==> flow/design.v <==
`timescale 1ns / 1ps
module DEJITTER#(
		parameter	C_HOLD_BIT_NUMBER	=	16,
		parameter	C_INPUT_POLARITY	=	1'b0
	)
	(
    input           sys_clk,
    input           sys_rst,		
    input			signal_in,
    output			signal_out
    );
    reg	[C_HOLD_BIT_NUMBER - 1 : 0]	signal_hold;
    always @(posedge sys_clk) begin
    	if(sys_rst) begin
    		signal_hold <= {C_HOLD_BIT_NUMBER{!C_INPUT_POLARITY}};
    	end else begin
    		signal_hold <= {signal_hold[C_HOLD_BIT_NUMBER - 2 : 0],signal_in};
    	end
    end
    assign	signal_out	=	(signal_hold == {C_HOLD_BIT_NUMBER{C_INPUT_POLARITY}}) ? C_INPUT_POLARITY : !C_INPUT_POLARITY;
endmodule
`timescale 1ns / 1ps
module BLE_CTRL(
    input           sys_clk,
    input           sys_rst,	
 	input			motor_state,
 	input			motor_direction,
 	input			motor_alarm_reset,
 	output			fwd,
 	output			rev,
 	output			stop_mode,
 	output			m0,
 	output			m1,
 	output			alarm_reset,
 	input			speed_out,
 	input			alarm_out_n	
    );
	assign			m0	=	0;
	assign			m1	=	0;
	reg				o_fwd;
	reg				o_rev;
	always @(posedge sys_clk) begin
		if (sys_rst) begin 
			o_fwd	<=	0;
			o_rev	<=	0;
		end
		else if (motor_alarm_reset) begin 
			o_fwd	<=	0;
			o_rev	<=	0;
		end
		else if(motor_state) begin
			o_fwd	<=	motor_direction;
			o_rev	<=	~motor_direction;
		end else begin
			o_fwd	<=	0;
			o_rev	<=	0;
		end
	end
	assign			fwd	=	o_fwd;
	assign			rev	=	o_rev;
	reg				o_stop_mode;
	always @(posedge sys_clk) begin
		if(sys_rst) begin
			o_stop_mode <= 0;
		end else if(motor_alarm_reset) begin
			o_stop_mode <= 1;
		end else begin
			o_stop_mode <= 0;
		end
	end
	assign	stop_mode	=	o_stop_mode;
	reg	[31:0]			tmie_cnt;
	localparam			TIME_10S	=	32'h3B9A_CA00,
						TIME_10MS	=	32'h001E_8480,
						TIME_10US	=	32'h0000_07D0;
	reg					o_alarm_reset;
	always @(posedge sys_clk) begin 
		if(sys_rst) begin
			tmie_cnt <= 0;
		end else if(!alarm_out_n) begin
			tmie_cnt <= tmie_cnt + 1;
		end else if (motor_alarm_reset || alarm_reset) begin
			tmie_cnt <= 0;
		end
		else
			tmie_cnt <= tmie_cnt;
	end					
	always @(posedge sys_clk) begin
		if(sys_rst) begin
			o_alarm_reset <= 0;
		end else if(motor_alarm_reset) begin
			o_alarm_reset <= 1;
		end else if (tmie_cnt > TIME_10US) begin
			o_alarm_reset <= 1;
		end
		else 
			o_alarm_reset <= 0;
	end
	assign	alarm_reset	=	o_alarm_reset;
endmodule
`timescale 1ns / 1ps
module DAC_CTRL  #(   
    parameter C_AXI_ID_WIDTH       = 4,         
    parameter C_AXI_ADDR_WIDTH     = 32,        
    parameter C_AXI_DATA_WIDTH     = 64,        
    parameter C_AXI_NBURST_SUPPORT = 1'b0,      
    parameter C_AXI_BURST_TYPE     = 2'b00,     
    parameter WATCH_DOG_WIDTH      = 12,         
    parameter C_ADDR_SUMOFFSET     =   32'h0000_1000,
    parameter C_ADDR_MOTOR2ETH     =   32'h0000_0000,       
    parameter C_ADDR_ETH2MOTOR     =   32'hE000_0000    
)(    
    input                               sys_clk,
    input                               sys_rst,
   	output                            	saxi_wready,  
   	input [C_AXI_ID_WIDTH-1:0]        	saxi_wid,     
   	input [C_AXI_ADDR_WIDTH-1:0]      	saxi_waddr,   
   	input [7:0]                       	saxi_wlen,    
   	input [2:0]                       	saxi_wsize,   
   	input [1:0]                       	saxi_wburst,  
   	input [1:0]                       	saxi_wlock,   
   	input [3:0]                       	saxi_wcache,  
   	input [2:0]                       	saxi_wprot,   
   	input                             	saxi_wvalid,  
   	output                            	saxi_wd_wready,   
   	input [C_AXI_DATA_WIDTH-1:0]      	saxi_wd_wdata,     
   	input [C_AXI_DATA_WIDTH/8-1:0]    	saxi_wd_wstrb,     
   	input                             	saxi_wd_wlast,     
   	input                             	saxi_wd_wvalid,    
   	output  [C_AXI_ID_WIDTH-1:0]      	saxi_wb_bid,      
   	output  [1:0]                     	saxi_wb_bresp,    
   	output                            	saxi_wb_bvalid,   
   	input                             	saxi_wb_bready,   
   	output                            	saxi_rready,      
   	input [C_AXI_ID_WIDTH-1:0]        	saxi_rid,         
   	input [C_AXI_ADDR_WIDTH-1:0]      	saxi_raddr,       
   	input [7:0]                       	saxi_rlen,        
   	input [2:0]                       	saxi_rsize,       
   	input [1:0]                       	saxi_rburst,      
   	input [1:0]                       	saxi_rlock,       
   	input [3:0]                       	saxi_rcache,      
   	input [2:0]                       	saxi_rprot,       
   	input                             	saxi_rvalid,      
   	output  [C_AXI_ID_WIDTH-1:0]       	saxi_rd_rid,      
   	output  [1:0]                      	saxi_rd_rresp,    
   	output                             	saxi_rd_rvalid,   
   	output  [C_AXI_DATA_WIDTH-1:0]     	saxi_rd_rdata,    
   	output                             	saxi_rd_rlast,    
   	input                              	saxi_rd_rready,    
	input                               maxi_wready,  
	output [C_AXI_ID_WIDTH-1:0]         maxi_wid,     
	output [C_AXI_ADDR_WIDTH-1:0]       maxi_waddr,   
	output [7:0]                        maxi_wlen,    
	output [2:0]                        maxi_wsize,   
	output [1:0]                        maxi_wburst,  
	output [1:0]                        maxi_wlock,   
	output [3:0]                        maxi_wcache,  
	output [2:0]                        maxi_wprot,   
	output                              maxi_wvalid,  
	input                               maxi_wd_wready,   
	output [C_AXI_DATA_WIDTH-1:0]       maxi_wd_wdata,     
	output [C_AXI_DATA_WIDTH/8-1:0]     maxi_wd_wstrb,     
	output                              maxi_wd_wlast,     
	output                              maxi_wd_wvalid,    
	input  [C_AXI_ID_WIDTH-1:0]         maxi_wb_bid,      
	input  [1:0]                        maxi_wb_bresp,    
	input                               maxi_wb_bvalid,   
	output                              maxi_wb_bready,   
	input                               maxi_rready,      
	output [C_AXI_ID_WIDTH-1:0]         maxi_rid,         
	output [C_AXI_ADDR_WIDTH-1:0]       maxi_raddr,       
	output [7:0]                        maxi_rlen,        
	output [2:0]                        maxi_rsize,       
	output [1:0]                        maxi_rburst,      
	output [1:0]                        maxi_rlock,       
	output [3:0]                        maxi_rcache,      
	output [2:0]                        maxi_rprot,       
	output                              maxi_rvalid,      
	input  [C_AXI_ID_WIDTH-1:0]         maxi_rd_bid,      
	input  [1:0]                        maxi_rd_rresp,    
	input                               maxi_rd_rvalid,   
	input  [C_AXI_DATA_WIDTH-1:0]       maxi_rd_rdata,    
	input                               maxi_rd_rlast,    
	output                              maxi_rd_rready,    
 	output								sclk,
 	output								sync_n,
 	output								sdin,
 	output								reset_n,
 	input								sdo,
 	output								motor_state,
 	output								motor_direction,
 	output								motor_alarm_reset,
 	input								alarm_in_n,
 	input								alarm_reset,
 	output								trig_ad_convst
    );
	reg								sclk_p;
	reg								sclk_n;	
	reg								o_sync_n;
	reg								o_sdin;
	reg								o_reset_n;
	reg								o_motor_state;
	reg								o_moter_direction;
	reg								o_alarm_reset;
	reg								o_trig_ad;
	assign							sclk		=	sclk_p & sclk_n	;	
	assign							sync_n		=	o_sync_n;
	assign							sdin		=	o_sdin	;	
	assign							reset_n		=	o_reset_n;	
	assign                          motor_state     	=   o_motor_state;
	assign                          motor_direction 	=   o_moter_direction;
	assign							motor_alarm_reset	=	o_alarm_reset;
	assign							trig_ad_convst		=	o_trig_ad;
	reg [C_AXI_ID_WIDTH-1:0]        s_wr_wid;
	reg [C_AXI_ADDR_WIDTH-1:0]      s_wr_waddr;
	reg [7:0]                       s_wr_wlen;
	reg [1:0]                       s_wr_wburst;
	reg                             s_wr_wready;
	reg [C_AXI_DATA_WIDTH-1:0]      s_wd_wdata;
	reg [C_AXI_DATA_WIDTH/8-1:0]    s_wd_wstrb;
	reg                             s_wd_wready;
	reg								s_wb_bvalid;
	reg	[C_AXI_ID_WIDTH-1:0]      	s_wb_bid;
	reg [1:0]                     	s_wb_bresp;
	reg [C_AXI_ID_WIDTH-1:0]        s_rr_rid;
	reg [C_AXI_ADDR_WIDTH-1:0]      s_rr_raddr;
	reg [7:0]                       s_rr_rlen;
	reg [2:0]                       s_rr_rsize;
	reg [1:0]                       s_rr_rburst;
	reg                             s_rr_rready;
	reg [C_AXI_ID_WIDTH-1:0]        s_rd_rid;
	reg [1:0]                       s_rd_rresp;
	reg								s_rd_rvalid;
	reg [C_AXI_DATA_WIDTH-1:0]     	s_rd_rdata;  
	reg 							s_rd_rlast;
	function integer clogb2 (input integer bit_depth);              
	begin                                                           
	for(clogb2=0; bit_depth>0; clogb2=clogb2+1)                   
	  bit_depth = bit_depth >> 1;                                 
	end                                                           
	endfunction 
	localparam	[2:0]	AXI_SIZE	=	clogb2(C_AXI_DATA_WIDTH/8-1);
	localparam 	[7:0]	AXI_ADDR_INC	=	C_AXI_DATA_WIDTH/8;
	localparam	[2:0]	SUM_SIZE	=	clogb2(32/C_AXI_DATA_WIDTH-1);
	localparam  [3:0]               S_WRITE_IDLE     = 4'd0, 
									S_WRITE_ADDR     = 4'd1,
									S_WRITE_DATA     = 4'd2,                                        
									S_WRITE_RESPONSE = 4'd3,
									S_WRITE_TIME_OUT = 4'd4,
									DAC_RESET        = 4'd5,
									DAC_SYNC         = 4'd6,
									DAC_WRITE        = 4'd7,
									DAC_READ         = 4'd8;                               
   reg [8:0]                       s_write_state,
									s_write_next;
	reg [WATCH_DOG_WIDTH : 0]       s_wt_watch_dog_cnt;          
 	reg [7:0]                       s_write_data_cnt;	
 	reg								trig_write_start;
	always @(posedge sys_clk) begin
		if(sys_rst) begin
			trig_write_start <= 0;
		end else begin
			trig_write_start <= saxi_wvalid;
		end
	end
	reg		flag_dac_reset_over;
	reg		flag_dac_sync_over;
	reg		flag_dac_write_over;
	reg		flag_dac_read_over;
	always @(posedge sys_clk) begin
		if(sys_rst) begin
			s_write_state <= 9'b0_0010_0000;	 
		end else begin
			s_write_state	<= s_write_next;
		end
	end
	always @(*) begin
		s_write_next	=	0;		 
		case (1)
			s_write_state[S_WRITE_IDLE]	:	begin 
				if (trig_write_start)
					s_write_next[S_WRITE_ADDR]		=	1;
				else
					s_write_next[S_WRITE_IDLE]		=	1;
			end
			s_write_state[S_WRITE_ADDR]	:	begin 
				if (saxi_wready && saxi_wvalid)
					s_write_next[S_WRITE_DATA]		=	1;
				else
					s_write_next[S_WRITE_ADDR]		=	1;
			end
			s_write_state[S_WRITE_DATA] :	begin 
				if (flag_read_over)
					s_write_next[S_WRITE_RESPONSE]	=	1;
				else
					s_write_next[S_WRITE_DATA]		=	1;
			end
			s_write_state[S_WRITE_RESPONSE]	:	begin 
				if (saxi_wb_bvalid && saxi_wb_bready)
					s_write_next[DAC_READ]			=	1;		 
				else
					s_write_next[S_WRITE_RESPONSE]	=	1;			
			end
			s_write_state[S_WRITE_TIME_OUT] :	begin 
					s_write_next[S_WRITE_IDLE]		=	1;
			end
			s_write_state[DAC_RESET]	:	begin 
				if (flag_dac_reset_over)
					s_write_next[S_WRITE_IDLE]		=	1;
				else
					s_write_next[DAC_RESET]			=	1;
			end	
			s_write_state[DAC_SYNC]		:	begin 
				if (flag_dac_sync_over)
					s_write_next[DAC_WRITE]			=	1;
				else
					s_write_next[DAC_SYNC]			=	1;
			end							
			s_write_state[DAC_WRITE]	:	begin 
				if (flag_dac_write_over)
					s_write_next[DAC_READ]			=	1;
				else
					s_write_next[DAC_WRITE]			=	1;
			end
			s_write_state[DAC_READ]		:	begin 
				if (flag_dac_read_over)
					s_write_next[S_WRITE_IDLE]		=	1;
				else
					s_write_next[DAC_SYNC]			=	1;		 
			end
			default : s_write_next[S_WRITE_IDLE]		=	1;
		endcase
	end	
	reg	[4:0]	sclk_cnt;
	localparam	TIME_RESET	=	5'd4,	 
				TIME_SYNC	=	5'd10,	 
				BIT_SDI		=	5'd24;	
	reg	[9:0]	dac_voltage;	
	localparam	MOTOR_ENABLE	=	16'hEAEA,
				MOTOR_POSITVE	=	16'h1EAF,
				ALARM_RESET		=	16'hAAED;
	localparam	DAC_SUCCESS		=	16'hFBFB;
	localparam	ALARM_OUT		=	16'hAAAA;
	reg	[23:0]	dac_code;
	reg [23:0]	dac_read;
	localparam	DAC_CMD_WRITE	=	4'd3,
				DAC_CMD_READ	=	4'd9,
				DAC_VO_ALL		=	4'd9,
				DAC_VO_A		=	4'd1;	
	reg	[2:0]	read_in_cnt;
	reg			dac_complete;
	reg [31:0]	time_set;
	reg			flag_read_over;
	always @(posedge sys_clk) begin
		if(sys_rst) begin
			dac_voltage	<=	0;
			time_set	<=	0;
			sclk_cnt	<=	0;
			read_in_cnt	<=	0;
			o_reset_n	<=	1'b1;
			o_sync_n	<=	1'b1;
			o_sdin		<=	1'b0;
			dac_read	<=	0;
			dac_code	<=	0;
			dac_complete	<=	1'b0;
			flag_dac_read_over	<=	1'b0;
			flag_dac_sync_over	<=	1'b0;
			flag_dac_write_over	<=	1'b0;
			flag_dac_reset_over	<=	1'b0;
			flag_read_over		<=	1'b0;
			o_motor_state		<=	1'b0;
			o_moter_direction	<=	1'b1;
			o_alarm_reset		<=	1'b0;
		end else begin
			case (1)
				s_write_next[S_WRITE_IDLE]	:	begin 
												sclk_cnt	<=	0;
												read_in_cnt	<=	0;
												dac_voltage	<=	dac_voltage;
												o_reset_n	<=	1;
												o_sync_n	<=	1;
												o_sdin		<=	0;
												dac_read	<=	0;
												dac_complete		<=	0;
												flag_dac_read_over	<=	0;
												flag_dac_sync_over	<=	0;
												flag_dac_write_over	<=	0;
												flag_dac_reset_over	<=	0;
												flag_read_over		<=	0;
												o_motor_state	<=	alarm_reset ? 0 : o_motor_state;
				end	
				s_write_next[S_WRITE_DATA]	:	begin 
												if (saxi_wd_wvalid && saxi_wd_wready)
													sclk_cnt	<=	sclk_cnt + 1;
												else
													sclk_cnt	<=	sclk_cnt;
												case (sclk_cnt)
													5'd1	:	begin 
														o_motor_state		<=	(s_wd_wdata[63:48] == MOTOR_ENABLE);
														o_moter_direction	<=	(s_wd_wdata[47:32] == MOTOR_POSITVE);
														dac_voltage			<=	 s_wd_wdata[25:16];
														o_alarm_reset		<=	(s_wd_wdata[15:00] == ALARM_RESET);															
													end
													5'd2	:	begin 
														time_set			<=	s_wd_wdata[63:32];
														flag_read_over		<=	1;
													end
													default :  ;
												endcase											
				end
				s_write_next[S_WRITE_RESPONSE]	:	begin 
												sclk_cnt	<=	0;																		
				end
				s_write_next[DAC_RESET]			:	begin 
												if (sclk_cnt == TIME_RESET) begin 
													flag_dac_reset_over <=  1;
													sclk_cnt			<=	0;
												end
												else begin 
													if (!sclk_p && sclk_n)
														sclk_cnt	<=	sclk_cnt + 1;
													else
														sclk_cnt	<=	sclk_cnt;													
												end
												o_reset_n          	<=  !(sclk_cnt  < TIME_RESET);												
				end
				s_write_next[DAC_SYNC]			:	begin 
												if ((sclk_cnt == TIME_SYNC - 1) && (!sclk_p && sclk_n)) begin 
													flag_dac_sync_over 	<=  1;
													sclk_cnt			<=	0;
													o_sync_n			<=	0;
												end
												else begin 
													if (!sclk_p && sclk_n)
														sclk_cnt	<=	sclk_cnt + 1;
													else
														sclk_cnt	<=	sclk_cnt;													
												end	
				end
				s_write_next[DAC_WRITE]			:	begin 
												flag_dac_sync_over 	<=  0;
												if ((sclk_cnt == BIT_SDI - 1) && (!sclk_p && sclk_n)) begin 
													flag_dac_write_over <=  1;
													sclk_cnt			<=	0;
													o_sdin				<=	0;
													o_sync_n			<=	1;
												end
												else begin 
													if (!sclk_p && sclk_n) begin 
														o_sdin	<=	dac_code[23 - (sclk_cnt + 1)];
														sclk_cnt	<=	sclk_cnt + 1;
													end														
													else begin 
														sclk_cnt	<=	sclk_cnt;
														o_sdin		<=	(sclk_cnt == 0) ? dac_code[23] : o_sdin;
													end																											
												end
												if (read_in_cnt == 3 && sclk_p && !sclk_n)		 
													dac_read[23 - sclk_cnt]	<=	sdo;
												else
													dac_read	<=	dac_read;
				end
				s_write_next[DAC_READ]			:	begin 
												flag_dac_write_over <=  0;
												read_in_cnt			<=	read_in_cnt + 1;
												case (read_in_cnt)
													3'd0	:	dac_code	<=	{DAC_CMD_WRITE,DAC_VO_ALL,dac_voltage,6'd0};	 
													3'd1	:	dac_code	<=	{DAC_CMD_READ,DAC_VO_A,10'd0,6'd0};				 
													3'd2	:	dac_code	<=	0;												 
													3'd3	:	begin 
																dac_complete		<=	{dac_read[11:2] == dac_voltage};		 
																flag_dac_read_over	<=	1;
													end 
													default :  ;
												endcase
				end
				default :  ;
			endcase
		end
	end
reg	[31:0]	trig_cnt;
always @(posedge sys_clk) begin
	if(sys_rst) begin
		 trig_cnt	<=	0;
		 o_trig_ad	<=	0;
	end else begin
		 if (motor_state) begin 
		 	if (trig_cnt == time_set) begin 
			 	trig_cnt	<=	0;
			 	o_trig_ad	<=	1;		 		
		 	end
		 	else begin 
		 		trig_cnt	<=	trig_cnt + 1;
			 	o_trig_ad	<=	0;	
		 	end
		 end
		 else begin 
		 	trig_cnt	<=	0;
		 	o_trig_ad	<=	0;
		 end
	end
end
	reg	[7:0]	time_cnt;
	localparam	TIME_SCLK		=	8'd5;	 
	always @(posedge sys_clk) if (sys_rst) begin time_cnt <= 0; end else begin
		if (time_cnt == TIME_SCLK - 1)
			time_cnt	<=	0;
		else
			time_cnt	<=	time_cnt + 1;
	end
	always @(posedge sys_clk) if (sys_rst) begin sclk_p <= 1'b1; end else begin
			sclk_p	<=	(time_cnt <= 2);
	end
	always @(negedge sys_clk) if (sys_rst) begin sclk_n <= 1'b1; end else begin
			sclk_n	<=	(time_cnt <= 2);
	end	
	always @(posedge sys_clk) begin
		if(sys_rst) begin
			 s_wt_watch_dog_cnt	<=	0;
		end else begin
			 if (s_write_state != s_write_next)
			 	s_wt_watch_dog_cnt	<=	0;
			 else
			 	s_wt_watch_dog_cnt	<=	s_wt_watch_dog_cnt + 1; 
		end
	end	
	always @(posedge sys_clk) if (sys_rst) begin s_wr_wready <= 1'b0; end else begin
		if (s_write_state[S_WRITE_IDLE] && s_write_next[S_WRITE_ADDR])
			s_wr_wready	<=	1;
		else
			s_wr_wready	<=	0;
	end
	always @(posedge sys_clk) begin
		if(sys_rst) begin
			 s_wr_wid	<=	0;
		end else begin
			 if (saxi_wvalid && saxi_wready)
			 	s_wr_wid	<=	saxi_wid;
			 else
			 	s_wr_wid	<=	s_wr_wid;
		end
	end
	always @(posedge sys_clk) begin
		if(sys_rst) begin
			 s_wr_wlen	<=	0;
		end else begin
			 if (saxi_wvalid && saxi_wready)
			 	s_wr_wlen	<=	saxi_wlen + 1;
			 else
			 	s_wr_wlen	<=	s_wr_wlen;
		end
	end	
	always @(posedge sys_clk) begin
		if(sys_rst) begin
			s_wr_wburst	<=	0;
		end else begin
			s_wr_wburst	<=	saxi_wburst;	
		end
	end	
	assign	saxi_wready	=	s_wr_wready;
	always @(posedge sys_clk) if (sys_rst) begin s_write_data_cnt <= 0; end else begin
		if (s_write_next[S_WRITE_IDLE])
			s_write_data_cnt	<=	0;
		else if (s_write_state[S_WRITE_ADDR] && s_write_next[S_WRITE_DATA])		 
			s_write_data_cnt	<=	saxi_wlen;
		else if (saxi_wd_wvalid && saxi_wd_wready)
			s_write_data_cnt	<=	s_write_data_cnt - 1;
		else
			s_write_data_cnt	<=	s_write_data_cnt;
	end
	always @(posedge sys_clk) if (sys_rst) begin s_wd_wready <= 1'b0; end else begin
		if (s_write_state[S_WRITE_DATA] && s_write_next[S_WRITE_DATA])
			s_wd_wready	<=	saxi_wd_wvalid;		 
		else
			s_wd_wready	<=	0;
	end	
	always @(posedge sys_clk) begin
		if(sys_rst) begin
			 s_wd_wdata     <= 0;			 
		end else begin
			if (saxi_wd_wready && saxi_wd_wvalid)
				s_wd_wdata	<=	saxi_wd_wdata;		 
			else
				s_wd_wdata	<=	s_wd_wdata;
		end
	end
	assign	saxi_wd_wready	=	s_wd_wready;
	always @(posedge sys_clk) if (sys_rst) begin s_wb_bvalid <= 1'b0; end else begin
		if (s_write_next[S_WRITE_RESPONSE])
			s_wb_bvalid <= 1;
		else
			s_wb_bvalid <= 0;
	end
	assign	saxi_wb_bvalid	=	s_wb_bvalid;
	assign	saxi_wb_bid		=	0;	 
	assign	saxi_wb_bresp	=	2'b0;	 
	reg	[C_AXI_ID_WIDTH-1:0]		m_wid;
	reg	[C_AXI_ADDR_WIDTH-1:0]		m_waddr;
	reg	[7:0]						m_wlen;
	reg	[1:0]						m_wburst;
	reg								m_wvalid;
	reg	[C_AXI_DATA_WIDTH-1:0]		m_wd_wdata;
	reg	[C_AXI_DATA_WIDTH/8-1:0]	m_wd_wstrb;
	reg								m_wd_wlast;
	reg								m_wd_wvalid;
	reg								m_wb_ready;
	localparam  [3:0]               M_WRITE_IDLE     = 4'd0, 
									M_WRITE_ADDR     = 4'd1,
									M_WRITE_DATA     = 4'd2,										
									M_WRITE_RESPONSE = 4'd3,
									M_WRITE_TIME_OUT = 4'd4;								
       reg [4:0]                       m_write_state,
									m_write_next;
	reg [WATCH_DOG_WIDTH : 0]       m_wt_watch_dog_cnt;      
	reg	[7:0]						m_write_data_cnt;    
	reg                             trig_m_write_start;
	reg								flag_sum;
	reg 		alarm_in_n_d;
	reg			alarm_reset_d;
	always @(posedge sys_clk) if (sys_rst) begin alarm_in_n_d <= 1'b0; alarm_reset_d <= 1'b0; end else begin
		alarm_in_n_d	<=	alarm_in_n;
		alarm_reset_d	<=	alarm_reset;
	end
	always @(posedge sys_clk) begin
		if(sys_rst) begin
			trig_m_write_start <= 0;
		end else begin
			trig_m_write_start <= flag_sum;			 
		end
	end
	always @(posedge sys_clk) if (sys_rst) begin flag_sum <= 1'b0; end else begin
		if(maxi_wb_bvalid && maxi_wb_bready) begin
			 flag_sum <= 0;
		end else begin
			 flag_sum <= (flag_dac_read_over || (alarm_in_n_d && !alarm_in_n) || (alarm_reset_d && !alarm_reset)) ? 1 : flag_sum;
		end
	end
	reg	[63:0]	data2eth;	
	reg	[31:0]	data_sum;
	reg	[15:0]	data_complete;
	reg [15:0]	alarm_complete;
	always @(posedge sys_clk) if (sys_rst) begin data2eth <= 0; data_sum <= 0; end else begin
		if(flag_sum) begin
			data2eth[63:48] <=	motor_state ? MOTOR_ENABLE : 0;
			data2eth[47:32]	<=	motor_direction ? MOTOR_POSITVE : 0;
			data2eth[31:16]	<=	dac_voltage;
			data2eth[15:00]	<=	!alarm_in_n ? ALARM_OUT : 0;
			data_sum		<=	data2eth[63:48] + data2eth[47:32] + data2eth[31:16] + data2eth[15:00] + data_complete + alarm_complete + time_set[31:16] + time_set[15:00]; 
		end else if (maxi_wb_bvalid && maxi_wb_bready) begin
			data2eth 	<=	0;
			data_sum	<=	0;
		end
		else begin 
			data2eth 	<=	data2eth;
			data_sum	<=	data_sum;			
		end
	end
	always @(posedge sys_clk) if (sys_rst) begin data_complete <= 0; end else begin
		if(flag_dac_read_over) begin
			data_complete <= dac_complete ? DAC_SUCCESS : 0;
		end else begin
			data_complete <= data_complete;
		end
	end
	always @(posedge sys_clk) if (sys_rst) begin alarm_complete <= 0; end else begin
		if(alarm_reset_d && !alarm_reset)
			alarm_complete <= ALARM_RESET;
		else if (!flag_sum && maxi_wb_bvalid && maxi_wb_bready)
			alarm_complete <= 0;
		else 
			alarm_complete <= alarm_complete;
	end	
	always @(posedge sys_clk) begin
		if(sys_rst) begin
			m_write_state <= 1;
		end else begin
			m_write_state	<= m_write_next;
		end
	end
always @(*) begin
		m_write_next	=	0;		 
		case (1)
			m_write_state[M_WRITE_IDLE]	:	begin 
				if (trig_m_write_start)
					m_write_next[M_WRITE_ADDR]		=	1;
				else
					m_write_next[M_WRITE_IDLE]		=	1;
			end
			m_write_state[M_WRITE_ADDR]	:	begin 
				if (maxi_wready && maxi_wvalid)
					m_write_next[M_WRITE_DATA]		=	1;
				else
					m_write_next[M_WRITE_ADDR]		=	1;
			end
			m_write_state[M_WRITE_DATA] :	begin 
				if (maxi_wd_wvalid && maxi_wd_wready && maxi_wd_wlast)
					m_write_next[M_WRITE_RESPONSE]	=	1;
				else
					m_write_next[M_WRITE_DATA]		=	1;
			end
			m_write_state[M_WRITE_RESPONSE]	:	begin 
				if (maxi_wb_bvalid && maxi_wb_bready && flag_sum)
					m_write_next[M_WRITE_ADDR]		=	1;
				else if (maxi_wb_bvalid && maxi_wb_bready)
					m_write_next[M_WRITE_IDLE]		=	1;
				else
					m_write_next[M_WRITE_RESPONSE]	=	1;			
			end
			m_write_state[M_WRITE_TIME_OUT] :	begin 
					m_write_next[M_WRITE_IDLE]		=	1;
			end
			default : m_write_next[M_WRITE_IDLE]		=	1;
		endcase
	end	
	always @(posedge sys_clk) begin
		if(sys_rst) begin
			 m_wt_watch_dog_cnt	<=	0;
		end else begin
			 if (m_write_state != m_write_next)
			 	m_wt_watch_dog_cnt	<=	0;
			 else
			 	m_wt_watch_dog_cnt	<=	m_wt_watch_dog_cnt + 1; 
		end
	end
	always @(posedge sys_clk) if (sys_rst) begin m_waddr <= 0; m_wvalid <= 1'b0; end else begin
		 if (m_write_state[M_WRITE_ADDR] && m_write_next[M_WRITE_ADDR]) begin
			m_waddr	<=	flag_sum ? (C_ADDR_MOTOR2ETH + C_ADDR_SUMOFFSET) : C_ADDR_MOTOR2ETH;	 
		 	m_wvalid	<=	1;
		 end
		 else begin 
		 	m_waddr	<=	m_waddr;
		 	m_wvalid	<=	0;			 	
		 end
	end
	always @(posedge sys_clk) begin
		if(sys_rst) begin
			 m_wid	<=	0;
		end else begin
			 if (m_write_state[M_WRITE_IDLE] && m_write_next[M_WRITE_ADDR])
			 	m_wid	<=	m_wid + 1;
			 else
			 	m_wid	<=	m_wid;
		end
	end
	always @(posedge sys_clk) begin
		if(sys_rst) begin
			 m_wlen	<=	0;
		end else begin
			 if (m_write_state[M_WRITE_ADDR] && m_write_next[M_WRITE_ADDR])
			 	m_wlen	<=	flag_sum ? (1 - 1) : (2 - 1);			 			 
			 else
			 	m_wlen	<=	m_wlen;
		end
	end	
	assign	maxi_wid	=	m_wid;
	assign	maxi_waddr	=	m_waddr;
	assign	maxi_wlen	=	m_wlen;
	assign	maxi_wsize	=	AXI_SIZE;
	assign	maxi_wburst	=	C_AXI_BURST_TYPE;
	assign	maxi_wvalid	=	m_wvalid;
	assign	maxi_wlock	=	2'b0;
	assign	maxi_wcache	=	4'b0;
	assign	maxi_wprot	=	3'b0;	
	always @(posedge sys_clk) if (sys_rst) begin m_write_data_cnt <= 0; end else begin
		if (m_write_next[M_WRITE_IDLE])
			m_write_data_cnt	<=	0;
		else if (m_write_state[M_WRITE_ADDR] && m_write_next[M_WRITE_DATA])
			m_write_data_cnt	<=	maxi_wlen;
		else if (maxi_wd_wvalid && maxi_wd_wready)
			m_write_data_cnt	<=	m_write_data_cnt - 1;
		else
			m_write_data_cnt	<=	m_write_data_cnt;
	end
	always @(posedge sys_clk) if (sys_rst) begin m_wd_wdata <= 0; end else begin
		if (m_write_state[M_WRITE_DATA] && m_write_next[M_WRITE_DATA])
			if (flag_sum)
				m_wd_wdata	<=	data_sum;
			else 
				if (maxi_wd_wvalid && maxi_wd_wready)
					case (m_write_data_cnt - 1)
						8'd0	:	m_wd_wdata	<=	{data_complete,alarm_complete,time_set};		
						default : 	m_wd_wdata	<=	0;
					endcase
				else if (m_write_data_cnt == maxi_wlen)
					m_wd_wdata	<=	data2eth;
				else
					m_wd_wdata	<=	m_wd_wdata;
		else begin 
			m_wd_wdata	<=	0;				 	
		end
	end
	always @(posedge sys_clk) if (sys_rst) begin m_wd_wvalid <= 1'b0; end else begin
		 if (m_write_state[M_WRITE_DATA] && m_write_next[M_WRITE_DATA]) begin 
		 	m_wd_wvalid	<=	1;	 				 
		 end 
		 else begin 
		 	m_wd_wvalid	<=	0;				 	
		 end		
	end		
	always @(posedge sys_clk) if (sys_rst) begin m_wd_wlast <= 1'b0; end else begin
		 if (m_write_state[M_WRITE_DATA] && m_write_next[M_WRITE_DATA]) begin 
		 	m_wd_wlast	<=	(maxi_wlen == 0) ? 1 : (m_write_data_cnt == 1 && maxi_wd_wvalid && maxi_wd_wready);	 				 
		 end 
		 else begin 
		 	m_wd_wlast	<=	0;				 	
		 end		
	end	
	always @(posedge sys_clk) begin
		if(sys_rst) begin
			m_wd_wstrb	<=	0;
		end else begin
			if (m_write_state[M_WRITE_DATA] && m_write_next[M_WRITE_DATA])
				m_wd_wstrb	<=	{(C_AXI_DATA_WIDTH/8){1'b1}};
			else
				m_wd_wstrb	<=	0;
		end
	end
	assign	maxi_wd_wdata	=	m_wd_wdata;
	assign	maxi_wd_wstrb	=	m_wd_wstrb;
	assign	maxi_wd_wlast	=	m_wd_wlast;
	assign	maxi_wd_wvalid	=	m_wd_wvalid;
	always @(posedge sys_clk) if (sys_rst) begin m_wb_ready <= 1'b0; end else begin
		if (m_write_state[M_WRITE_RESPONSE] && !m_wb_ready)
			m_wb_ready <= maxi_wb_bvalid;
		else
			m_wb_ready <= 0;
	end
	assign	maxi_wb_bready	=	m_wb_ready;	
	assign	saxi_rready		=	1'b0;
	assign	saxi_rd_rid		=	0;
	assign	saxi_rd_rresp	=	2'b0;
	assign	saxi_rd_rvalid	=	1'b0;
	assign	saxi_rd_rdata	=	0;
	assign	saxi_rd_rlast	=	1'b0;
	assign	maxi_rid		=	0;
	assign	maxi_raddr		=	0;
	assign	maxi_rlen		=	8'b0;
	assign	maxi_rsize		=	3'b0;
	assign	maxi_rburst		=	2'b0;
	assign	maxi_rlock		=	2'b0;
	assign	maxi_rcache		=	4'b0;
	assign	maxi_rprot		=	3'b0;
	assign	maxi_rvalid		=	1'b0;
	assign	maxi_rd_rready	=	1'b0;
endmodule
`timescale 1ns / 1ps
module MOTOR_TOP#(   
    parameter C_AXI_ID_WIDTH       = 4,         
    parameter C_AXI_ADDR_WIDTH     = 16,        
    parameter C_AXI_DATA_WIDTH     = 64,        
    parameter C_AXI_NBURST_SUPPORT = 1'b0,      
    parameter C_AXI_BURST_TYPE     = 2'b00,     
    parameter WATCH_DOG_WIDTH      = 12,         
    parameter C_ADDR_SUMOFFSET     =   32'h0000_1000,
    parameter C_ADDR_MOTOR2ETH     =   32'h0000_0000,       
    parameter C_ADDR_ETH2MOTOR     =   32'hE000_0000    
)(    
    input                               sys_clk,
    input                               sys_rst,
   	output                            	saxi_wready,  
   	input [C_AXI_ID_WIDTH-1:0]        	saxi_wid,     
   	input [C_AXI_ADDR_WIDTH-1:0]      	saxi_waddr,   
   	input [7:0]                       	saxi_wlen,    
   	input [2:0]                       	saxi_wsize,   
   	input [1:0]                       	saxi_wburst,  
   	input [1:0]                       	saxi_wlock,   
   	input [3:0]                       	saxi_wcache,  
   	input [2:0]                       	saxi_wprot,   
   	input                             	saxi_wvalid,  
   	output                            	saxi_wd_wready,   
   	input [C_AXI_DATA_WIDTH-1:0]      	saxi_wd_wdata,     
   	input [C_AXI_DATA_WIDTH/8-1:0]    	saxi_wd_wstrb,     
   	input                             	saxi_wd_wlast,     
   	input                             	saxi_wd_wvalid,    
   	output  [C_AXI_ID_WIDTH-1:0]      	saxi_wb_bid,      
   	output  [1:0]                     	saxi_wb_bresp,    
   	output                            	saxi_wb_bvalid,   
   	input                             	saxi_wb_bready,   
   	output                            	saxi_rready,      
   	input [C_AXI_ID_WIDTH-1:0]        	saxi_rid,         
   	input [C_AXI_ADDR_WIDTH-1:0]      	saxi_raddr,       
   	input [7:0]                       	saxi_rlen,        
   	input [2:0]                       	saxi_rsize,       
   	input [1:0]                       	saxi_rburst,      
   	input [1:0]                       	saxi_rlock,       
   	input [3:0]                       	saxi_rcache,      
   	input [2:0]                       	saxi_rprot,       
   	input                             	saxi_rvalid,      
   	output  [C_AXI_ID_WIDTH-1:0]       	saxi_rd_rid,      
   	output  [1:0]                      	saxi_rd_rresp,    
   	output                             	saxi_rd_rvalid,   
   	output  [C_AXI_DATA_WIDTH-1:0]     	saxi_rd_rdata,    
   	output                             	saxi_rd_rlast,    
   	input                              	saxi_rd_rready,    
	input                               maxi_wready,  
	output [C_AXI_ID_WIDTH-1:0]         maxi_wid,     
	output [C_AXI_ADDR_WIDTH-1:0]       maxi_waddr,   
	output [7:0]                        maxi_wlen,    
	output [2:0]                        maxi_wsize,   
	output [1:0]                        maxi_wburst,  
	output [1:0]                        maxi_wlock,   
	output [3:0]                        maxi_wcache,  
	output [2:0]                        maxi_wprot,   
	output                              maxi_wvalid,  
	input                               maxi_wd_wready,   
	output [C_AXI_DATA_WIDTH-1:0]       maxi_wd_wdata,     
	output [C_AXI_DATA_WIDTH/8-1:0]     maxi_wd_wstrb,     
	output                              maxi_wd_wlast,     
	output                              maxi_wd_wvalid,    
	input  [C_AXI_ID_WIDTH-1:0]         maxi_wb_bid,      
	input  [1:0]                        maxi_wb_bresp,    
	input                               maxi_wb_bvalid,   
	output                              maxi_wb_bready,   
	input                               maxi_rready,      
	output [C_AXI_ID_WIDTH-1:0]         maxi_rid,         
	output [C_AXI_ADDR_WIDTH-1:0]       maxi_raddr,       
	output [7:0]                        maxi_rlen,        
	output [2:0]                        maxi_rsize,       
	output [1:0]                        maxi_rburst,      
	output [1:0]                        maxi_rlock,       
	output [3:0]                        maxi_rcache,      
	output [2:0]                        maxi_rprot,       
	output                              maxi_rvalid,      
	input  [C_AXI_ID_WIDTH-1:0]         maxi_rd_bid,      
	input  [1:0]                        maxi_rd_rresp,    
	input                               maxi_rd_rvalid,   
	input  [C_AXI_DATA_WIDTH-1:0]       maxi_rd_rdata,    
	input                               maxi_rd_rlast,    
	output                              maxi_rd_rready,    
 	output								sclk,
 	output								sync_n,
 	output								sdin,
 	output								reset_n,
 	input								sdo,
 	output			fwd,
 	output			rev,
 	output			stop_mode,
 	output			m0,
 	output			m1,
 	output			alarm_reset,
 	input			speed_out,
 	input			alarm_out_n,
 	output			trig_ad_convst
    );
	wire 	alarm_in_n;
	wire	motor_state;
	wire	motor_direction;
	wire	motor_alarm_reset;
	BLE_CTRL inst_BLE_CTRL
		(
			.sys_clk           (sys_clk),
			.sys_rst           (sys_rst),
			.motor_state       (motor_state),
			.motor_direction   (motor_direction),
			.motor_alarm_reset (motor_alarm_reset),
			.fwd               (fwd),
			.rev               (rev),
			.stop_mode         (stop_mode),
			.m0                (m0),
			.m1                (m1),
			.alarm_reset       (alarm_reset),
			.speed_out         (speed_out),
			.alarm_out_n       (alarm_in_n)
		);
	DAC_CTRL #(
			.C_AXI_ID_WIDTH(C_AXI_ID_WIDTH),
			.C_AXI_ADDR_WIDTH(C_AXI_ADDR_WIDTH),
			.C_AXI_DATA_WIDTH(C_AXI_DATA_WIDTH),
			.C_AXI_NBURST_SUPPORT(C_AXI_NBURST_SUPPORT),
			.C_AXI_BURST_TYPE(C_AXI_BURST_TYPE),
			.WATCH_DOG_WIDTH(WATCH_DOG_WIDTH),
			.C_ADDR_SUMOFFSET(C_ADDR_SUMOFFSET),
			.C_ADDR_MOTOR2ETH(C_ADDR_MOTOR2ETH),
			.C_ADDR_ETH2MOTOR(C_ADDR_ETH2MOTOR)
		) inst_DAC_CTRL (
			.sys_clk           (sys_clk),
			.sys_rst           (sys_rst),
			.saxi_wready       (saxi_wready),
			.saxi_wid          (saxi_wid),
			.saxi_waddr        (saxi_waddr),
			.saxi_wlen         (saxi_wlen),
			.saxi_wsize        (saxi_wsize),
			.saxi_wburst       (saxi_wburst),
			.saxi_wlock        (saxi_wlock),
			.saxi_wcache       (saxi_wcache),
			.saxi_wprot        (saxi_wprot),
			.saxi_wvalid       (saxi_wvalid),
			.saxi_wd_wready    (saxi_wd_wready),
			.saxi_wd_wdata     (saxi_wd_wdata),
			.saxi_wd_wstrb     (saxi_wd_wstrb),
			.saxi_wd_wlast     (saxi_wd_wlast),
			.saxi_wd_wvalid    (saxi_wd_wvalid),
			.saxi_wb_bid       (saxi_wb_bid),
			.saxi_wb_bresp     (saxi_wb_bresp),
			.saxi_wb_bvalid    (saxi_wb_bvalid),
			.saxi_wb_bready    (saxi_wb_bready),
			.saxi_rready       (saxi_rready),
			.saxi_rid          (saxi_rid),
			.saxi_raddr        (saxi_raddr),
			.saxi_rlen         (saxi_rlen),
			.saxi_rsize        (saxi_rsize),
			.saxi_rburst       (saxi_rburst),
			.saxi_rlock        (saxi_rlock),
			.saxi_rcache       (saxi_rcache),
			.saxi_rprot        (saxi_rprot),
			.saxi_rvalid       (saxi_rvalid),
			.saxi_rd_rid       (saxi_rd_rid),
			.saxi_rd_rresp     (saxi_rd_rresp),
			.saxi_rd_rvalid    (saxi_rd_rvalid),
			.saxi_rd_rdata     (saxi_rd_rdata),
			.saxi_rd_rlast     (saxi_rd_rlast),
			.saxi_rd_rready    (saxi_rd_rready),
			.maxi_wready       (maxi_wready),
			.maxi_wid          (maxi_wid),
			.maxi_waddr        (maxi_waddr),
			.maxi_wlen         (maxi_wlen),
			.maxi_wsize        (maxi_wsize),
			.maxi_wburst       (maxi_wburst),
			.maxi_wlock        (maxi_wlock),
			.maxi_wcache       (maxi_wcache),
			.maxi_wprot        (maxi_wprot),
			.maxi_wvalid       (maxi_wvalid),
			.maxi_wd_wready    (maxi_wd_wready),
			.maxi_wd_wdata     (maxi_wd_wdata),
			.maxi_wd_wstrb     (maxi_wd_wstrb),
			.maxi_wd_wlast     (maxi_wd_wlast),
			.maxi_wd_wvalid    (maxi_wd_wvalid),
			.maxi_wb_bid       (maxi_wb_bid),
			.maxi_wb_bresp     (maxi_wb_bresp),
			.maxi_wb_bvalid    (maxi_wb_bvalid),
			.maxi_wb_bready    (maxi_wb_bready),
			.maxi_rready       (maxi_rready),
			.maxi_rid          (maxi_rid),
			.maxi_raddr        (maxi_raddr),
			.maxi_rlen         (maxi_rlen),
			.maxi_rsize        (maxi_rsize),
			.maxi_rburst       (maxi_rburst),
			.maxi_rlock        (maxi_rlock),
			.maxi_rcache       (maxi_rcache),
			.maxi_rprot        (maxi_rprot),
			.maxi_rvalid       (maxi_rvalid),
			.maxi_rd_bid       (maxi_rd_bid),
			.maxi_rd_rresp     (maxi_rd_rresp),
			.maxi_rd_rvalid    (maxi_rd_rvalid),
			.maxi_rd_rdata     (maxi_rd_rdata),
			.maxi_rd_rlast     (maxi_rd_rlast),
			.maxi_rd_rready    (maxi_rd_rready),
			.sclk              (sclk),
			.sync_n            (sync_n),
			.sdin              (sdin),
			.reset_n           (reset_n),
			.sdo               (sdo),
			.motor_state       (motor_state),
			.motor_direction   (motor_direction),
			.motor_alarm_reset (motor_alarm_reset),
			.alarm_in_n        (alarm_in_n),
			.alarm_reset       (alarm_reset),
			.trig_ad_convst    (trig_ad_convst)
		);
	DEJITTER #(
			.C_HOLD_BIT_NUMBER(16),
			.C_INPUT_POLARITY(0)
		) inst_DEJITTER (
			.sys_clk    (sys_clk),
			.sys_rst    (sys_rst),
			.signal_in  (alarm_out_n),
			.signal_out (alarm_in_n)
		);
endmodule
Wiki page: MOTOR_TOP / tool data

Reports on MOTOR_TOP
Each step is given for the RTL above and for the edited RTL.
"before" refers to lines of the RTL above, "after" to lines of the edited file.
"delta" is "after" less "before", of the values as shown; "change_rel_pct" is that difference over "before", in percent.
Operators: Yosys type, input widths -> output width; for muxes data width and select width s.
Cell names lack the library's common part.
{"block": "setup", "top_module": "MOTOR_TOP", "clk_port": "sys_clk", "lib": "sky130hd", "corner": "tt_025C_1v80"}

Edit of the RTL
The edit as a unified diff against the file above.
The edited RTL no longer does the same as the RTL above: the edit was made by script, with no optimisation intended.
begin of diff
@@ -257,11 +257,5 @@
  	reg [7:0]                       s_write_data_cnt;	
  	reg								trig_write_start;
-	always @(posedge sys_clk) begin
-		if(sys_rst) begin
-			trig_write_start <= 0;
-		end else begin
-			trig_write_start <= saxi_wvalid;
-		end
-	end
+	always @(*) trig_write_start = saxi_wvalid;
 	reg		flag_dac_reset_over;
 	reg		flag_dac_sync_over;
end of diff

Word level
Source: Yosys, flattened and elaborated, memories not mapped. Widths are those after wreduce. Registers that Yosys merges into a memory's read port (data or address) are not register bits. Print and check cells do not count.
{"block": "op_classes", "element": "add_sub_neg", "before": 17, "after": 17, "delta": 0, "change_rel_pct": 0.00}
{"block": "op_classes", "element": "cmp", "before": 3, "after": 3, "delta": 0, "change_rel_pct": 0.00}
{"block": "op_classes", "element": "n_eq", "before": 21, "after": 21, "delta": 0, "change_rel_pct": 0.00}
{"block": "op_classes", "element": "n_shift", "before": 3, "after": 3, "delta": 0, "change_rel_pct": 0.00}
{"block": "op_classes", "element": "muxes", "before": 147, "after": 147, "delta": 0, "change_rel_pct": 0.00}
{"block": "op_classes", "element": "n_logic", "before": 15, "after": 15, "delta": 0, "change_rel_pct": 0.00}
{"block": "op_classes", "element": "reduce_logical", "before": 81, "after": 81, "delta": 0, "change_rel_pct": 0.00}
Operator kinds equal on both sides are left out: 68.
{"block": "bits", "element": "ff_bits", "before": 517, "after": 516, "delta": -1, "change_rel_pct": -0.19}
{"block": "bits", "element": "inputBits", "before": 249, "after": 249, "delta": 0, "change_rel_pct": 0.00}
{"block": "bits", "element": "output_inout_bits", "before": 255, "after": 255, "delta": 0, "change_rel_pct": 0.00}
{"block": "bits", "element": "wordCells", "before": 346, "after": 345, "delta": -1, "change_rel_pct": -0.29}

Depth
Yosys ltp: most cells in a row. Word level: on the elaborated netlist, between registers, memories and ports. Mapped: between sequential cells and ports; inverters and the memories' decode and read muxes count.
{"block": "logic_depth", "element": "depth_word", "before": 13, "after": 13, "delta": 0, "change_rel_pct": 0.00}
{"block": "logic_depth", "element": "ABC_AREA", "before": "0", "after": "0"}
{"block": "logic_depth", "element": "mapped_depth", "before": 18, "after": 18, "delta": 0, "change_rel_pct": 0.00}
{"block": "logic_depth", "element": "mapped_depth_nobuf", "before": 18, "after": 18, "delta": 0, "change_rel_pct": 0.00}

Mapped cells and area
Source: synth_stat.txt of the flow (Yosys; design flattened, memories mapped). It holds for the ABC_AREA given above (unset counts as 0); a run with the other value may have another netlist.
{"block": "synth_totals", "element": "mapped_cells", "before": 2147, "after": 2167, "delta": 20, "change_rel_pct": 0.93}
{"block": "synth_totals", "element": "synth_area_um2", "before": 18342.6, "after": 18549.0, "delta": 206.4, "change_rel_pct": 1.13}
{"block": "synth_totals", "element": "seq_area_um2", "before": 6946.7, "after": 6926.6, "delta": -20.1, "change_rel_pct": -0.29}
{"block": "synth_totals", "element": "flip_flops", "before": 347, "after": 346, "delta": -1, "change_rel_pct": -0.29}
{"block": "synth_totals", "element": "buffers", "before": 293, "after": 289, "delta": -4, "change_rel_pct": -1.37}
{"block": "types", "cell": "a21oi_1", "before": 181, "after": 164, "delta": -17, "change_rel_pct": -9.39}
{"block": "types", "cell": "nor3_1", "before": 55, "after": 38, "delta": -17, "change_rel_pct": -30.91}
{"block": "types", "cell": "a22o_1", "before": 16, "after": 28, "delta": 12, "change_rel_pct": 75.00}
{"block": "types", "cell": "nor2_1", "before": 170, "after": 181, "delta": 11, "change_rel_pct": 6.47}
{"block": "types", "cell": "a221oi_1", "before": 20, "after": 9, "delta": -11, "change_rel_pct": -55.00}
{"block": "types", "cell": "a31oi_1", "before": 17, "after": 26, "delta": 9, "change_rel_pct": 52.94}
{"block": "types", "cell": "a2111oi_0", "before": 12, "after": 4, "delta": -8, "change_rel_pct": -66.67}
{"block": "types", "cell": "a22oi_1", "before": 8, "after": 15, "delta": 7, "change_rel_pct": 87.50}
{"block": "types", "cell": "nor3b_1", "before": 3, "after": 10, "delta": 7, "change_rel_pct": 233.33}
{"block": "types", "cell": "a221o_1", "before": 0, "after": 7, "delta": 7}
{"block": "types", "cell": "nand2_1", "before": 317, "after": 323, "delta": 6, "change_rel_pct": 1.89}
{"block": "types", "cell": "inv_1", "before": 87, "after": 81, "delta": -6, "change_rel_pct": -6.90}
{"block": "types", "cell": "or4_1", "before": 3, "after": 9, "delta": 6, "change_rel_pct": 200.00}
{"block": "types", "cell": "nor4_1", "before": 28, "after": 23, "delta": -5, "change_rel_pct": -17.86}
{"block": "types", "cell": "nor2b_1", "before": 11, "after": 16, "delta": 5, "change_rel_pct": 45.45}
{"block": "types", "cell": "nor4b_1", "before": 7, "after": 2, "delta": -5, "change_rel_pct": -71.43}
{"block": "types", "cell": "mux2i_1", "before": 19, "after": 23, "delta": 4, "change_rel_pct": 21.05}
{"block": "types", "cell": "nand2b_1", "before": 11, "after": 15, "delta": 4, "change_rel_pct": 36.36}
Cell types equal on both sides are left out: 15.
The list need not be complete.
The figures by module come from a second, unflattened synthesis with its own total; it is not the netlist above.
{"block": "hier_totals", "element": "cells_unflattened", "before": 2115, "after": 2084, "delta": -31, "change_rel_pct": -1.47}
{"block": "hier_totals", "element": "area_unflattened_um2", "before": 18305.1, "after": 18235.0, "delta": -70.1, "change_rel_pct": -0.38}
Each row is one instance without its submodules.
{"block": "modules_before", "mod": "DAC_CTRL", "instances": 1, "n_cells": 1828, "mod_area_um2": 15861.5, "mod_seq_area_um2": 5885.6}
{"block": "modules_before", "mod": "BLE_CTRL", "instances": 1, "n_cells": 249, "mod_area_um2": 1980.6, "mod_seq_area_um2": 720.7}
{"block": "modules_before", "mod": "DEJITTER", "instances": 1, "n_cells": 38, "mod_area_um2": 462.9, "mod_seq_area_um2": 320.3}
{"block": "modules_before", "mod": "MOTOR_TOP", "instances": 1, "n_cells": 0, "mod_area_um2": 0.0, "mod_seq_area_um2": 0.0}
{"block": "modules_after", "mod": "DAC_CTRL", "instances": 1, "n_cells": 1797, "mod_area_um2": 15791.4, "mod_seq_area_um2": 5865.6}
{"block": "modules_after", "mod": "BLE_CTRL", "instances": 1, "n_cells": 249, "mod_area_um2": 1980.6, "mod_seq_area_um2": 720.7}
{"block": "modules_after", "mod": "DEJITTER", "instances": 1, "n_cells": 38, "mod_area_um2": 462.9, "mod_seq_area_um2": 320.3}
{"block": "modules_after", "mod": "MOTOR_TOP", "instances": 1, "n_cells": 0, "mod_area_um2": 0.0, "mod_seq_area_um2": 0.0}

Measured runs
Both versions went through the flow (Yosys, OpenROAD) with the same settings in each pair. Constraints: input delay and output delay 20% of the set period each, output load 0.01 pF.
{"block": "settings_pair_A", "CORE_UTILIZATION": 40, "period_ns": 10.0, "CAP_MARGIN": 20, "CORE_MARGIN": 2, "SLEW_MARGIN": 20}
{"block": "results_pair_A", "element": "synth_chip_area_um2", "before": 18342.6, "after": 18549.0, "delta": 206.4, "change_rel_pct": 1.13}
{"block": "results_pair_A", "element": "die_um2", "before": 47585.1, "after": 48110.0, "delta": 524.9, "change_rel_pct": 1.10}
{"block": "results_pair_A", "element": "final_cell_area_um2", "before": 20897.5, "after": 21082.7, "delta": 185.2, "change_rel_pct": 0.89}
{"block": "results_pair_A", "element": "layout_utilization_frac", "before": 0.461, "after": 0.463, "delta": 0.002}
{"block": "results_pair_A", "element": "timing.setup.ws_ps", "before": 1323, "after": 1376, "delta": 53}
{"block": "results_pair_A", "element": "tns_ps", "before": 0, "after": 0, "delta": 0}
{"block": "results_pair_A", "element": "fin_hold_ws_ps", "before": 440, "after": 436, "delta": -4}
{"block": "results_pair_A", "element": "power.total_w", "before": 0.002972, "after": 0.003032, "delta": 0.000060, "change_rel_pct": 2.02}
{"block": "settings_pair_B", "CAP_MARGIN": 20, "CELL_PAD_IN_SITES_DETAIL_PLACEMENT": 1, "CORE_ASPECT_RATIO": 1.7, "CORE_UTILIZATION": 36, "MIN_ROUTING_LAYER": "met2", "PLACE_DENSITY_LB_ADDON": 0.12, "SETUP_SLACK_MARGIN": 1.18, "period_ns": 12.5, "CORE_MARGIN": 2, "SLEW_MARGIN": 20}
{"block": "results_pair_B", "element": "synth_chip_area_um2", "before": 18342.6, "after": 18549.0, "delta": 206.4, "change_rel_pct": 1.13}
{"block": "results_pair_B", "element": "die_um2", "before": 52835.8, "after": 53421.4, "delta": 585.6, "change_rel_pct": 1.11}
{"block": "results_pair_B", "element": "final_cell_area_um2", "before": 20872.5, "after": 21081.5, "delta": 209.0, "change_rel_pct": 1.00}
{"block": "results_pair_B", "element": "layout_utilization_frac", "before": 0.416, "after": 0.414, "delta": -0.002}
{"block": "results_pair_B", "element": "timing.setup.ws_ps", "before": 2060, "after": 2099, "delta": 39}
{"block": "results_pair_B", "element": "tns_ps", "before": 0, "after": 0, "delta": 0}
{"block": "results_pair_B", "element": "fin_hold_ws_ps", "before": 444, "after": 440, "delta": -4}
{"block": "results_pair_B", "element": "power.total_w", "before": 0.002316, "after": 0.002342, "delta": 0.000026, "change_rel_pct": 1.12}
"power.total_w" is the tool's figure for a default switching activity; nothing was simulated.
